==> flow/design.v <==
		`timescale 1ns / 1ps
module lab4_2( 
              input wire      mode,
              input wire[2:0] opCode,
              input wire[3:0] value,
              input clk,
              input reset,
              output reg[9:0] result,
              output reg cacheFull,
              output reg invalidOp,
              output reg overflow);
	reg [2:0] opcode_array[0:31];
	reg [3:0] value_array[0:31];
	integer i;
	reg [10:0] counter;
	reg [10:0] counter2;
	reg [20:0] p0;
	reg [20:0] p1;
	reg [10:0] temp_for_p0_p1_change;	
	reg temp_for_bit_change;
	reg [6:0] PC;
	reg [6:0] begin_PC;
	reg flag;
    always @(posedge clk or posedge reset) begin 
		if(reset) begin
			for(i=0;i<32;i=i+1)begin
				opcode_array[i] = 0;
				value_array[i] = 0;
			end
		   invalidOp = 0;  
			cacheFull = 0;
			overflow = 0;
		   counter = 0;	  
		   counter2= 0;	  
		   p0 = 0;	  
		   p1 = 0;  
		   PC = 0;
		   flag = 0;
		   begin_PC = 0;
		   result = 0;
		end else begin
			if(mode == 1) begin 
				temp_for_p0_p1_change = p0;
			   if(opcode_array[PC] == 0) begin		  
					p0 = p0 + value_array[PC]; 			  
			   end
			   if(opcode_array[PC] == 1) begin
					p0 = p0 + p1 + value_array[PC];				  
			   end
			   if(opcode_array[PC] == 2) begin
					p0 = p0 * p1 + value_array[PC];					
			   end
			   if(opcode_array[PC] == 4) begin 
					counter2 = 0;
					for(i=0;i<10;i=i+1) begin			
						if(p0[i] == 1) counter2 = counter2 + 1; 						
					end			
					p0 = counter2;	  
			   end
			   if(opcode_array[PC] == 5) begin
					for(i=0;i<5;i=i+1) begin
						temp_for_bit_change = p0[i];			
						p0[i] = p0[9-i];			
						p0[9-i] = temp_for_bit_change;
					end
			   end
			   if(opcode_array[PC] == 6) begin					
					begin_PC = value_array[PC];
			   end
			   flag = 0;
			   for(i=10;i<21;i=i+1)begin				  
					if (p0[i] == 1) flag = 1;
					p0[i] = 0;
			   end
				if(flag == 0) begin		
					overflow = 0;	
				end	
				else begin	
					overflow = 1;	
				end
				PC = PC + 1;
				if(PC >= counter) begin  
					PC = begin_PC;			  
				end
				p1 = temp_for_p0_p1_change; 
				result = p0;
			end else begin 
				if(opCode == 3 || opCode == 7)begin	
					invalidOp = 1;	
				end else begin			
					invalidOp = 0;	
					if(counter > 31) begin		
						cacheFull = 1;		
					end else begin	
						opcode_array[counter] = opCode;	
						value_array[counter] = value;	
						counter = counter + 1;
					end
				end
			end
		end 		
    end
endmodule
[Step by step through the tools: lab4_2]
What the tools print for lab4_2, step after step.
Line numbers count from 1 in the design file above.
Operators: Yosys type, input widths -> output width; for muxes data width and select width s.
Library cell names are shortened.
The mark - stands for no value.
Set-up
  design top: lab4_2
  clock port: clk
  cell library: sky130hd
  corner: tt_025C_1v80

[Word level]
Counts by Yosys on the flattened word-level netlist (proc, flatten, opt, wreduce). Print and check cells are left out. Cells with the same type and inputs are merged into one.
Bit counts
  register bits: 272
  output and inout bits: 13
  word-level cells: 399
Cells by class
  add/sub/neg operators: 15
  multiply operators: 1
  order comparisons: 2
  equal/unequal tests: 69
  multiplexer cells: 135
  bitwise logic cells: 35
  reductions and logical operators: 70
Operators by type and width (count)
  $reduce_or 31->1: 32
  $mux 11: 28
  $mul 21x10->21: 1
  $eq 5x5->1 const B: 32
  $mux 4: 38
  $mux 21: 7
  $reduce_and 4->1: 32
  $pmux 4 s32: 1
  $add 11x1->11 const B: 10
  $mux 3: 33
  $pmux 3 s32: 1
  $eq 5x4->1 const B: 16
  $add 21x4->21: 2
  $eq 5x3->1 const B: 8
  $not 1->1: 35
  $mux 1: 25
  $add 21x10->21: 1
  $eq 5x2->1 const B: 4
  $mux 7: 2
  $eq 3x3->1 const B: 4
  $add 10x4->11: 1
  $gt 11x5->1 const B: 1
  $ge 7x11->1: 1
  $eq 5x1->1 const B: 2
  $logic_not 5->1: 2
  $add 7x1->7 const B: 1
  $eq 3x2->1 const B: 2
  $reduce_and 3->1: 2
Other operator kinds: 3; their cells: 3.

[Longest topological paths]
Yosys ltp: most cells in a row. Word level: on the elaborated netlist, between registers, memories and ports. Mapped: between sequential cells and ports; inverters and the memories' decode and read muxes count.
Depth
  depth in word-level cells: 69
  ABC_AREA: 0
  depth in mapped cells: 63

[Netlist]
The flow's flattened synthesis, as Yosys stat reports it; memories are mapped. The netlist is that of the ABC_AREA named above (0 if unset); the other value can give another one.
Cells by type (count)
  dfrtp_1: 272
  mux2_2: 242
  fa_1: 87
  ha_1: 113
  nand2_1: 172
  inv_1: 146
  a21oi_1: 83
  and2_1: 59
  xnor2_1: 42
  clkbuf_1: 82
  mux2i_1: 29
  nor2_1: 73
  a22oi_1: 32
  o21ai_0: 48
  nand3_1: 37
  a21o_1: 18
  o21bai_1: 18
  a22o_1: 14
Other cell types: 86; their cells: 335.
Mapped netlist
  standard cells after synthesis: 1902
  cell area after synthesis: 19686.4 um^2
  area of sequential cells: 6806.5 um^2
  flip-flop cells: 272

[Path before layout]
Source: OpenSTA report_checks on the synthesized netlist (no wires, ideal clock, input and output delay 20% of the period each), path of least setup slack; recovery checks are left aside. Register names are those of the netlist, which keeps one name where synthesis merged equal registers.
Timing after synthesis
  kind: reg2reg
  from: reg PC[2]
  to: reg p0[4]
  period: 12.5 ns
  arrival: 12.900 ns
  required time: 12.380 ns
  setup slack: -0.519 ns
  path delay: 13.020 ns
  stages: 59
  synthesis period reached: 13.019 ns
"path delay" = arrival - input delay + setup time.
"stages" counts driving pins, that of a launching flip-flop among them; a cell with two outputs on the path counts twice.
"synthesis period reached" = period - worst setup slack (recovery checks aside). The figure is calculated, with input and output delays left at 20% of the set period.
The rows between start and end are the longest chain of elaborated cells between them; the timing report does not say that the signal goes this way. Where chains are equally long, one stands for them.
Each line given opens the expression or statement behind the cell; cells for indexed reads and writes are added by Yosys, which also makes memories of some case tables.
At most two assigning lines are given for a register; there are more.
Between the ends, after synthesis
  cell sequence: dfrtp_1 buf_4 buf_2 buf_1 clkbuf_1 buf_1 and3_1 ha_1 buf_1 nor3_1 o211a_1 nand3_1 clkbuf_1 nor2_1 a31oi_1 ha_1 fa_1 mux2i_1 (+23 left out) inv_1 o311ai_0 a21boi_0 ha_1 mux2i_1 a21o_1 inv_1 ha_1 nand2_1 o21ai_0 ha_1 nand2_1 xnor3_1 or3_1 or4_4 a211oi_2 and3b_1 a31o_1
  cells in the longest elaborated chain: 57
Ends and longest elaborated chain, after synthesis
  start: declaration: RTL line 21  | reg [6:0] PC;
  start: assignment: RTL line 81  | PC = PC + 1;
  start: assignment: RTL line 83  | PC = begin_PC;
  $eq 5x5->1: RTL line 44  | if(opcode_array[PC] == 0) begin
  $pmux 3 s32: RTL line 44
  $mux 3: RTL line 42  | if(mode == 1) begin
  $logic_not 3->1: RTL line 44
  $mux 4: RTL line 44
  $mux 4: RTL line 42
  $add 10x4->11: RTL line 45  | p0 = p0 + value_array[PC];
  (+43 left out)
  $mux 11: RTL line 53  | if(opcode_array[PC] == 4) begin
  $mux 11: RTL line 42
  $add 11x1->11: RTL line 56  | if(p0[i] == 1) counter2 = counter2 + 1;
  $mux 11: RTL line 56
  $mux 21: RTL line 53
  $mux 21: RTL line 42
  $mux 1: RTL line 60  | if(opcode_array[PC] == 5) begin
  end: assignment: RTL line 58  | p0 = counter2;
  end: assignment: RTL line 63  | p0[i] = p0[9-i];
  end: declaration: RTL line 17  | reg [20:0] p0;

[Timing after layout]
Path of least setup slack in the final report of run A (OpenROAD, finished layout, wires in). Where an end is a register, its clock arrival counts in the times.
Timing after layout
  kind: reg2reg
  from: reg PC[2]
  to: reg p0[4]
  period: 7.76 ns
  arrival: 13.04 ns
  required time: 8.28 ns
  setup slack: -4.76 ns
  stages: 61
The rows between start and end are the longest chain of elaborated cells between them; the timing report does not say that the signal goes this way. Where chains are equally long, one stands for them.
At most two assigning lines are given for a register; there are more.
Between the ends, after layout
  cell sequence: dfrtp_2 buf_8 buf_12 buf_12 clkbuf_16 buf_12 and3_4 ha_4 buf_12 a22o_1 a31o_2 a2111oi_4 nand4_4 buf_6 mux2i_4 nand2_2 nor2_4 buf_6 (+25 left out) a21boi_2 ha_1 mux2i_1 a21o_2 buf_4 buf_4 o21ai_2 ha_1 nand2_2 o311ai_4 ha_4 mux2_4 ha_4 nand4_1 or4_4 a211oi_2 and3b_1 a31o_1
  cells in the longest elaborated chain: 57
Ends and longest elaborated chain, after layout
  start: declaration: RTL line 21  | reg [6:0] PC;
  start: assignment: RTL line 81  | PC = PC + 1;
  start: assignment: RTL line 83  | PC = begin_PC;
  $eq 5x5->1: RTL line 44  | if(opcode_array[PC] == 0) begin
  $pmux 3 s32: RTL line 44
  $mux 3: RTL line 42  | if(mode == 1) begin
  $logic_not 3->1: RTL line 44
  $mux 4: RTL line 44
  $mux 4: RTL line 42
  $add 10x4->11: RTL line 45  | p0 = p0 + value_array[PC];
  (+43 left out)
  $mux 11: RTL line 53  | if(opcode_array[PC] == 4) begin
  $mux 11: RTL line 42
  $add 11x1->11: RTL line 56  | if(p0[i] == 1) counter2 = counter2 + 1;
  $mux 11: RTL line 56
  $mux 21: RTL line 53
  $mux 21: RTL line 42
  $mux 1: RTL line 60  | if(opcode_array[PC] == 5) begin
  end: assignment: RTL line 58  | p0 = counter2;
  end: assignment: RTL line 63  | p0[i] = p0[9-i];
  end: declaration: RTL line 17  | reg [20:0] p0;

--- measured runs ---
lab4_2 through Yosys and OpenROAD on sky130hd: 3 stored runs, unordered, with their settings and measured results. The constraints put input and output delay at 20% of the set period each and load the outputs with 0.01 pF.
"achieved clock period (ns)" means the clock period less the worst setup slack. The figure is calculated, with input and output delays left at 20% of the set period.
"worst setup path time (ns)" = time allowed to the worst setup path (clock period - input delay - output delay, where it has them) - its slack; a late launch clock adds to it, a late capture clock takes from it.

settings of run A
{
  "CAP_MARGIN": 40,
  "CELL_PAD_IN_SITES_GLOBAL_PLACEMENT": 3,
  "CORE_ASPECT_RATIO": 0.53,
  "CORE_MARGIN": 2,
  "CORE_UTILIZATION": 28,
  "CTS_CLUSTER_DIAMETER": 359,
  "GPL_TIMING_DRIVEN": 0,
  "MAX_ROUTING_LAYER": "met5",
  "PLACE_DENSITY_LB_ADDON": 0.06,
  "SETUP_SLACK_MARGIN": 2.22,
  "SLEW_MARGIN": 20,
  "TNS_END_PERCENT": 60,
  "period_ns": 7.76
}
report of run A
yosys chip area after synthesis (um^2): 19686.4
finish__design__die__area: 72552.2
finish__design__instance__area__stdcell: 24730.0
finish__design__instance__utilization: 0.3570
finish__timing__setup__ws: -4.760
finish__timing__setup__tns: -38.902
finish__timing__hold__ws: 0.461
achieved clock period (ns): 12.520
worst setup path time (ns): 12.52
worst setup path kind: reg2reg

settings of run B
{
  "ABC_AREA": 1,
  "CELL_PAD_IN_SITES_GLOBAL_PLACEMENT": 1,
  "CORE_MARGIN": 10,
  "CORE_UTILIZATION": 19,
  "GPL_ROUTABILITY_DRIVEN": 0,
  "GPL_TIMING_DRIVEN": 0,
  "MAX_ROUTING_LAYER": "met4",
  "MIN_ROUTING_LAYER": "met2",
  "PLACE_DENSITY_LB_ADDON": 0.24,
  "SETUP_SLACK_MARGIN": 3.74,
  "SLEW_MARGIN": 5,
  "period_ns": 13.4,
  "CAP_MARGIN": 20
}
report of run B
yosys chip area after synthesis (um^2): 19296.0
finish__design__die__area: 114704.0
finish__design__instance__area__stdcell: 24898.9
finish__design__instance__utilization: 0.2479
finish__timing__setup__ws: 1.867
finish__timing__setup__tns: 0.000
finish__timing__hold__ws: 0.457
achieved clock period (ns): 11.533
worst setup path time (ns): 11.53
worst setup path kind: reg2reg

settings of run C
{
  "CAP_MARGIN": 5,
  "CORE_UTILIZATION": 16,
  "CTS_CLUSTER_SIZE": 38,
  "GPL_ROUTABILITY_DRIVEN": 0,
  "PLACE_DENSITY_LB_ADDON": 0.28,
  "period_ns": 18.7,
  "CORE_MARGIN": 2,
  "SLEW_MARGIN": 20
}
report of run C
yosys chip area after synthesis (um^2): 19686.4
finish__design__die__area: 125862.0
finish__design__instance__area__stdcell: 22937.0
finish__design__instance__utilization: 0.1882
finish__timing__setup__ws: 4.306
finish__timing__setup__tns: 0.000
finish__timing__hold__ws: 0.374
achieved clock period (ns): 14.394
worst setup path time (ns): 14.39
worst setup path kind: reg2reg
--- end ---
